==> flow/design.v <==
module regfile(
		input [4:0] wr_num, input [31:0] wr_data, input wr_en,
		input [4:0] rd0_num, output [31:0] rd0_data,
		input [4:0] rd1_num, output [31:0] rd1_data,
		input clk);
    reg[31:0] data [1:31];  
	always @(posedge clk)
        if(wr_en && wr_num!=0) data[wr_num] <= wr_data;
   	assign rd0_data = (rd0_num!=0) ? data[rd0_num] : 32'h00000000;
   	assign rd1_data = (rd1_num!=0) ? data[rd1_num] : 32'h00000000;
endmodule
module mips(input clk, reset,
            input  [31:0] instr_in, data_in,
            output [31:0] instr_addr, data_addr, data_out,
            output        data_rd_wr);
    parameter [31:0] pc_init = 32'h80020000;
    localparam OP_SPECIAL  = 6'b000000, OP_SPECIAL2 = 6'b011100,
               OP_J = 6'b000010, OP_JAL = 6'b000011,
               OP_BEQ = 6'b000100, OP_BNE = 6'b000101,
               OP_ADDIU = 6'b001001, OP_SLTI = 6'b001010, OP_LUI = 6'b001111,
               OP_LW = 6'b100011, OP_SW = 6'b101011;
    localparam FN_SLL = 6'b000000, FN_JR = 6'b001000,
               FN_ADDU = 6'b100001, FN_SUBU = 6'b100011, FN_MUL = 6'b000010;
    localparam A_ADD = 3'd0, A_SUB = 3'd1, A_SLT = 3'd2, A_SLL = 3'd3,
               A_MUL = 3'd4, A_LUI = 3'd5, A_LINK = 3'd6;
    reg  [31:0] pc;
    reg         id_valid;
    reg  [31:0] id_instr, id_pc4;
    wire        stall;
    wire        id_redirect;
    wire [31:0] id_target;
    assign instr_addr = pc;
    always @(posedge clk) begin
        if (reset) begin
            pc       <= pc_init;
            id_valid <= 1'b0;
        end else if (!stall) begin
            pc       <= id_redirect ? id_target : pc + 32'd4;
            id_valid <= 1'b1;
        end
        if (reset || !stall) begin
            id_instr <= instr_in;
            id_pc4   <= pc + 32'd4;
        end
    end
    wire [5:0]  op    = id_instr[31:26];
    wire [4:0]  f_rs  = id_instr[25:21];
    wire [4:0]  f_rt  = id_instr[20:16];
    wire [4:0]  f_rd  = id_instr[15:11];
    wire [4:0]  f_sa  = id_instr[10:6];
    wire [5:0]  fn    = id_instr[5:0];
    wire [15:0] f_imm = id_instr[15:0];
    wire [31:0] simm  = {{16{f_imm[15]}}, f_imm};
    reg        d_use_rs, d_use_rt, d_wr, d_load, d_store, d_imm, d_br_rs;
    reg        d_beq, d_bne, d_j, d_jr;
    reg [4:0]  d_dst;
    reg [2:0]  d_alu;
    always @* begin
        d_use_rs = 1'b0; d_use_rt = 1'b0; d_wr = 1'b0; d_load = 1'b0;
        d_store = 1'b0; d_imm = 1'b0; d_beq = 1'b0; d_bne = 1'b0;
        d_j = 1'b0; d_jr = 1'b0; d_dst = 5'd0; d_alu = A_ADD; d_br_rs = 1'b0;
        case (op)
            OP_ADDIU: begin d_use_rs = 1'b1; d_wr = 1'b1; d_dst = f_rt; d_imm = 1'b1; d_alu = A_ADD; end
            OP_SLTI:  begin d_use_rs = 1'b1; d_wr = 1'b1; d_dst = f_rt; d_imm = 1'b1; d_alu = A_SLT; end
            OP_LUI:   begin d_wr = 1'b1; d_dst = f_rt; d_alu = A_LUI; end
            OP_LW:    begin d_use_rs = 1'b1; d_wr = 1'b1; d_dst = f_rt; d_imm = 1'b1; d_load = 1'b1; end
            OP_SW:    begin d_use_rs = 1'b1; d_use_rt = 1'b1; d_imm = 1'b1; d_store = 1'b1; end
            OP_BEQ:   begin d_use_rs = 1'b1; d_use_rt = 1'b1; d_beq = 1'b1; end
            OP_BNE:   begin d_use_rs = 1'b1; d_use_rt = 1'b1; d_bne = 1'b1; end
            OP_J:     begin d_j = 1'b1; end
            OP_JAL:   begin d_j = 1'b1; d_wr = 1'b1; d_dst = 5'd31; d_alu = A_LINK; end
            OP_SPECIAL: case (fn)
                FN_SLL:  begin d_use_rt = 1'b1; d_wr = 1'b1; d_dst = f_rd; d_alu = A_SLL; end
                FN_JR:   begin d_use_rs = 1'b1; d_jr = 1'b1; end
                FN_SUBU: begin d_use_rs = 1'b1; d_use_rt = 1'b1; d_wr = 1'b1; d_dst = f_rd; d_alu = A_SUB; end
                default: begin d_use_rs = 1'b1; d_use_rt = 1'b1; d_wr = 1'b1; d_dst = f_rd; d_alu = A_ADD; end  
            endcase
            OP_SPECIAL2: if (fn == FN_MUL) begin
                d_use_rs = 1'b1; d_use_rt = 1'b1; d_wr = 1'b1; d_dst = f_rd; d_alu = A_MUL;
            end
            default: ;
        endcase
        if (d_dst == 5'd0) d_wr = 1'b0;
    end
    wire d_branch = d_beq | d_bne | d_jr;    
    reg        wb_wr;
    reg [4:0]  wb_dst;
    reg [31:0] wb_res;
    wire [31:0] rf_rs, rf_rt;
    regfile regs(.wr_num(wb_dst), .wr_data(wb_res), .wr_en(wb_wr),
                 .rd0_num(f_rs), .rd0_data(rf_rs),
                 .rd1_num(f_rt), .rd1_data(rf_rt),
                 .clk(clk));
    wire [31:0] id_rs_wb = (wb_wr && wb_dst == f_rs) ? wb_res : rf_rs;
    wire [31:0] id_rt_wb = (wb_wr && wb_dst == f_rt) ? wb_res : rf_rt;
    reg        ex_valid, ex_wr, ex_load, ex_store, ex_imm;
    reg [4:0]  ex_dst, ex_rs, ex_rt, ex_sa;
    reg [2:0]  ex_alu;
    reg [31:0] ex_a, ex_b, ex_simm, ex_link;
    reg        me_valid, me_wr, me_load, me_store;
    reg [4:0]  me_dst;
    reg [31:0] me_res, me_sdata;
    wire [31:0] br_rs = (me_valid && me_wr && me_dst == f_rs) ? me_res : id_rs_wb;
    wire [31:0] br_rt = (me_valid && me_wr && me_dst == f_rt) ? me_res : id_rt_wb;
    wire hz_rs = d_use_rs && f_rs != 5'd0;
    wire hz_rt = d_use_rt && f_rt != 5'd0;
    wire ex_hit = ex_valid && ex_wr && ((hz_rs && ex_dst == f_rs) || (hz_rt && ex_dst == f_rt));
    wire me_hit = me_valid && me_wr && me_load && ((hz_rs && me_dst == f_rs) || (hz_rt && me_dst == f_rt));
    assign stall = id_valid && ((ex_hit && (ex_load || d_branch)) || (me_hit && d_branch));
    wire br_eq = (br_rs == br_rt);
    assign id_redirect = id_valid && !stall &&
                         (d_j || d_jr || (d_beq && br_eq) || (d_bne && !br_eq));
    assign id_target = d_jr ? br_rs :
                       d_j  ? {id_pc4[31:28], id_instr[25:0], 2'b00} :
                              id_pc4 + {simm[29:0], 2'b00};
    always @(posedge clk) begin
        if (reset) begin
            ex_valid <= 1'b0;
        end else begin
            ex_valid <= id_valid && !stall;
        end
        ex_wr    <= d_wr && id_valid && !stall;
        ex_load  <= d_load;
        ex_store <= d_store && id_valid && !stall;
        ex_imm   <= d_imm;
        ex_alu   <= d_alu;
        ex_dst   <= d_dst;
        ex_rs    <= f_rs;
        ex_rt    <= f_rt;
        ex_sa    <= f_sa;
        ex_a     <= id_rs_wb;
        ex_b     <= id_rt_wb;
        ex_simm  <= simm;
        ex_link  <= id_pc4 + 32'd4;
    end
    wire [31:0] fa = (me_valid && me_wr && me_dst == ex_rs) ? me_res :
                     (wb_wr && wb_dst == ex_rs) ? wb_res : ex_a;
    wire [31:0] fb = (me_valid && me_wr && me_dst == ex_rt) ? me_res :
                     (wb_wr && wb_dst == ex_rt) ? wb_res : ex_b;
    wire [31:0] opb = ex_imm ? ex_simm : fb;
    reg [31:0] alu_y;
    always @* begin
        case (ex_alu)
            A_SUB:   alu_y = fa - opb;
            A_SLT:   alu_y = {31'd0, $signed(fa) < $signed(opb)};
            A_SLL:   alu_y = fb << ex_sa;
            A_MUL:   alu_y = fa * fb;
            A_LUI:   alu_y = {ex_simm[15:0], 16'd0};
            A_LINK:  alu_y = ex_link;
            default: alu_y = fa + opb;
        endcase
    end
    always @(posedge clk) begin
        if (reset) begin
            me_valid <= 1'b0;
            me_store <= 1'b0;
        end else begin
            me_valid <= ex_valid;
            me_store <= ex_valid && ex_store;
        end
        me_wr    <= ex_valid && ex_wr;
        me_load  <= ex_load;
        me_dst   <= ex_dst;
        me_res   <= alu_y;
        me_sdata <= fb;
    end
    assign data_addr  = me_res;
    assign data_out   = me_sdata;
    assign data_rd_wr = ~me_store;
    always @(posedge clk) begin
        if (reset) wb_wr <= 1'b0;
        else       wb_wr <= me_valid && me_wr;
        wb_dst <= me_dst;
        wb_res <= me_load ? data_in : me_res;
    end
endmodule
* Step by step through the tools: mips *
The steps from the RTL of mips to its reports follow in flow order.
Line numbers count from 1 in the design file above.
Operators carry their Yosys type and port widths (W data, S select, Z words).
Cell names lack the library's common part.
The mark n/a stands for no value.

set-up
  design top = mips
  clock = clk
  library = sky130hd
  corner = tt_025C_1v80

* After elaboration *
Counts by Yosys on the flattened word-level netlist (proc, flatten, opt, wreduce; memories kept). Print and check cells are left out. Cells with the same type and inputs are merged into one.
Memory sizes are those after Yosys's memory passes, which may raise the word count (mostly to a power of two), join words into wider ones and drop unused or constant bits.

cells by class
  add/sub/neg operators = 5
  multiply operators = 1
  magnitude comparators = 1
  eq/ne operators = 30
  shifts and indexed selects = 1
  mux-type cells = 42
  bitwise operators = 3
  reduce/logical cells = 54

operators with widths
  kind                     count
  $mul A32 B32 Y32         1
  $mux W32                 16
  $pmux W32 S6             1
  $add A32 B3 Y32 const B  2
  $add A32 B32 Y32         2
  $eq A5 B5 Y1             10
  $logic_and A1 B1 Y1      32
  $sub A32 B32 Y32         1
  $lt A32 B32 Y1           1
  $eq A32 B32 Y1           1
  $shl A32 B5 Y32          1
  $mux W5                  5
  $eq A6 B4 Y1 const B     4
  $pmux W5 S4              1
  $eq A6 B2 Y1 const B     3
  $eq A6 B6 Y1 const B     3
  $reduce_bool A5 Y1       3
  $pmux W3 S5              1
  $mux W1                  13
  $eq A6 B3 Y1 const B     2
  $logic_not A6 Y1         2
  $eq A3 B3 Y1 const B     3
  $pmux W1 S3              3
  $logic_or A1 B1 Y1       8
  $reduce_or A4 Y1         2
  $eq A3 B2 Y1 const B     2
  $eq A6 B5 Y1 const B     1
  $reduce_or A6 Y1         1

Other operator kinds: 10; their cells: 12.

word-level totals
  register bits = 348
  memory bits (writable) = 992
  word width x clocked read ports = 64
  memories = 1
  output and inout port bits = 97
  cells after elaboration = 166

memory list
  name       depth  width  rd ports  write ports  RTL line  text
  regs.data  31     32     2         1            6         reg[31:0] data [1:31];

* Depth *
Longest topological path by Yosys (ltp), each cell counted once; first at word level (registers and memories cut), then after technology mapping (sequential cells cut; the memories' decode and read muxes count).

logic depth
  depth after elaboration = 14
  ABC_AREA = 0
  gate-level depth with buffers = 40

* Synthesis result *
Yosys stat after the flow's synthesis: flattened, memories mapped to cells. It holds for the ABC_AREA given above (unset counts as 0); a run with the other value may have another netlist.

cell types
  cell      count  area in all (µm²)
  edfxtp_1  1056   3.17E+04
  mux4_2    451    1.02E+04
  fa_1      411    8.23E+03
  dfxtp_1   292    5.85E+03
  ha_1      217    2.72E+03
  mux2i_1   258    2.58E+03
  nor2_1    681    2.56E+03
  inv_1     550    2064.48
  nand2_1   531    1.99E+03
  xnor2_1   189    1.66E+03
  a21oi_1   266    1.33E+03
  clkbuf_1  279    1.05E+03
  o21ai_0   206    1.03E+03
  a211oi_1  105    788.256
  xor2_1    79     691.914
  mux2_2    53     596.822
  a21o_1    73     548.026
  nand3_1   94     470.451

Not listed: further types 79, cells in them 1112.

mapped netlist
  cells in the netlist = 6903
  synthesis area = 84129.4 µm²
  sequential part of the area = 37556.0 µm²
  flip-flop cells = 1348
  buffers = 440

By module: a second synthesis without flattening, with its own total; a netlist apart from the flattened one above.

second synthesis, totals
  cell total of the unflattened synthesis = 7041
  area total of the unflattened synthesis = 84633.7 µm²

Rows give one instance, submodules left out.

by module
  module   times used  cells  area (µm²)  sequential area (µm²)
  regfile  1           2593   46489.6     29788.6
  mips     1           4448   38144.1     7567.3

* Worst setup path after synthesis *
OpenSTA on the mapped netlist: ideal clock, no wires. The path of least setup slack (recovery checks aside). Input and output delay are each 20% of the period. Register names are those of the netlist, which keeps one name where synthesis merged equal registers.

timing after synthesis
  path kind = register -> register
  start point = register wb_dst[3]
  end point = register me_res[31]
  clock period = 11.0 ns
  launch time at the first pin = 0.000 ns
  data arrival time = 8.844 ns
  data required time = 10.880 ns
  path slack = 2.037 ns
  delay of the path = 8.964 ns
  stages on the path = 36
  synthesis period reached = 8.963 ns

"delay of the path" is the arrival time less input delay plus setup time.
"stages on the path": output pins that drive a net of the path, with the launching flip-flop's if there is one; two outputs of one cell count as two.
"synthesis period reached" = period - worst setup slack (recovery checks aside). The figure is calculated, with input and output delays left at 20% of the set period.
Between the ends stands the longest chain of elaborated cells between them, by number of cells; it is not shown to be the way that was timed. Of several equally long chains one is given.
Each line given opens the expression or statement behind the cell; cells for indexed reads and writes are added by Yosys, which also makes memories of some case tables.

on the way, after synthesis
  cells stage by stage = dfxtp_1 clkbuf_1 xor2_1 nor4_1 and3_1 buf_2 buf_2 buf_2 buf_2 mux2i_1 a21o_1 clkbuf_1 nor2_1 fa_1 fa_1 fa_1 inv_1 fa_1 inv_1 fa_1 ha_1 fa_1 fa_1 ha_1 a21o_1 or3_1 a211oi_1 o21a_1 o31a_1 o21bai_1 a21oi_1 o21bai_1 a21boi_0 a21oi_1 xnor2_1 o2bb2ai_1
  length of the longest elaborated chain = 7

ends and longest elaborated chain, after synthesis
  element              RTL line  text
  start, declared      87        reg [4:0]  wb_dst;
  start, assigned      173       wb_dst <= me_dst;
  $eq A5 B5 Y1         139       (wb_wr && wb_dst == ex_rt) ? wb_res : ex_b;
  $logic_and A1 B1 Y1  139
  $mux W32             139
  $mux W32             138       wire [31:0] fb = (me_valid && me_wr && me_dst == ex_rt) ? me_res :
  $mux W32             140       wire [31:0] opb = ex_imm ? ex_simm : fb;
  $add A32 B32 Y32     150       default: alu_y = fa + opb;
  $pmux W32 S6         143       case (ex_alu)
  end, assigned        164       me_res   <= alu_y;
  end, declared        102       reg [31:0] me_res, me_sdata;

* Path in the finished layout *
From the final timing report of record 2: the path of least setup slack in the routed layout; clock arrival at registers is part of the times.

timing after layout
  path kind = register -> register
  start point = register wb_dst[0]
  end point = register me_res[26]
  clock period = 10.0 ns
  launch time at the first pin = 0.76 ns
  data arrival time = 10.50 ns
  data required time = 10.75 ns
  path slack = 0.26 ns
  stages on the path = 31

Between the ends stands the longest chain of elaborated cells between them, by number of cells; it is not shown to be the way that was timed. Of several equally long chains one is given.

on the way, after layout
  cells stage by stage = dfxtp_1 xor2_1 or4_1 nor2_2 buf_4 mux2i_1 a21o_1 buf_4 nor2_1 fa_1 inv_1 fa_1 inv_1 fa_1 inv_1 fa_1 inv_1 fa_1 fa_1 fa_1 fa_1 ha_1 a21o_1 a21oi_1 o211ai_1 a31oi_1 o31ai_1 xnor2_1 o21ai_0 nor2_1 nor3_1
  length of the longest elaborated chain = 7

ends and longest elaborated chain, after layout
  element              RTL line  text
  start, declared      87        reg [4:0]  wb_dst;
  start, assigned      173       wb_dst <= me_dst;
  $eq A5 B5 Y1         139       (wb_wr && wb_dst == ex_rt) ? wb_res : ex_b;
  $logic_and A1 B1 Y1  139
  $mux W32             139
  $mux W32             138       wire [31:0] fb = (me_valid && me_wr && me_dst == ex_rt) ? me_res :
  $mux W32             140       wire [31:0] opb = ex_imm ? ex_simm : fb;
  $add A32 B32 Y32     150       default: alu_y = fa + opb;
  $pmux W32 S6         143       case (ex_alu)
  end, assigned        164       me_res   <= alu_y;
  end, declared        102       reg [31:0] me_res, me_sdata;

Subject: mips on sky130hd, stored results

Hello all,

Below are 3 stored runs of the flow (Yosys, OpenROAD; platform sky130hd) on mips, each with its settings and what was measured, unordered. Constraints: input delay and output delay 20% of the set period each, output load 0.01 pF.
"achieved clock period (ns)" = clock period - worst setup slack. The figure is calculated, with input and output delays left at 20% of the set period.

settings of record 1
{
  "CAP_MARGIN": 10,
  "CELL_PAD_IN_SITES_DETAIL_PLACEMENT": 2,
  "CELL_PAD_IN_SITES_GLOBAL_PLACEMENT": 2,
  "CORE_UTILIZATION": 64,
  "CTS_CLUSTER_SIZE": 100,
  "GPL_ROUTABILITY_DRIVEN": 0,
  "GPL_TIMING_DRIVEN": 0,
  "HOLD_SLACK_MARGIN": 0.06,
  "MAX_ROUTING_LAYER": "met4",
  "MIN_ROUTING_LAYER": "met1",
  "PLACE_DENSITY": 0.48,
  "SETUP_SLACK_MARGIN": -0.4,
  "SLEW_MARGIN": 35,
  "period_ns": 6.72,
  "CORE_MARGIN": 2
}
report of record 1: did not finish, place, GPL-0301

settings of record 2
{
  "CORE_UTILIZATION": 37,
  "PLACE_DENSITY": 0.6,
  "period_ns": 10.0,
  "CAP_MARGIN": 20,
  "CORE_MARGIN": 2,
  "SLEW_MARGIN": 20
}
report of record 2
yosys chip area after synthesis (um^2): 84129.4
finish__design__die__area: 231207.0
finish__design__instance__utilization: 0.4184
finish__timing__setup__ws: 0.256
finish__timing__setup__tns: 0.000
achieved clock period (ns): 9.744

settings of record 3
{
  "ABC_AREA": 0,
  "CAP_MARGIN": 5,
  "CELL_PAD_IN_SITES_DETAIL_PLACEMENT": 0,
  "CORE_MARGIN": 3,
  "CORE_UTILIZATION": 43,
  "CTS_CLUSTER_DIAMETER": 176,
  "CTS_CLUSTER_SIZE": 77,
  "MAX_ROUTING_LAYER": "met4",
  "PLACE_DENSITY_LB_ADDON": 0.15,
  "SETUP_SLACK_MARGIN": -0.56,
  "TNS_END_PERCENT": 100,
  "period_ns": 15.2,
  "SLEW_MARGIN": 20
}
report of record 3
yosys chip area after synthesis (um^2): 84129.4
finish__design__die__area: 200995.0
finish__design__instance__utilization: 0.4663
finish__timing__setup__ws: 4.369
finish__timing__setup__tns: 0.000
achieved clock period (ns): 10.831

Thanks
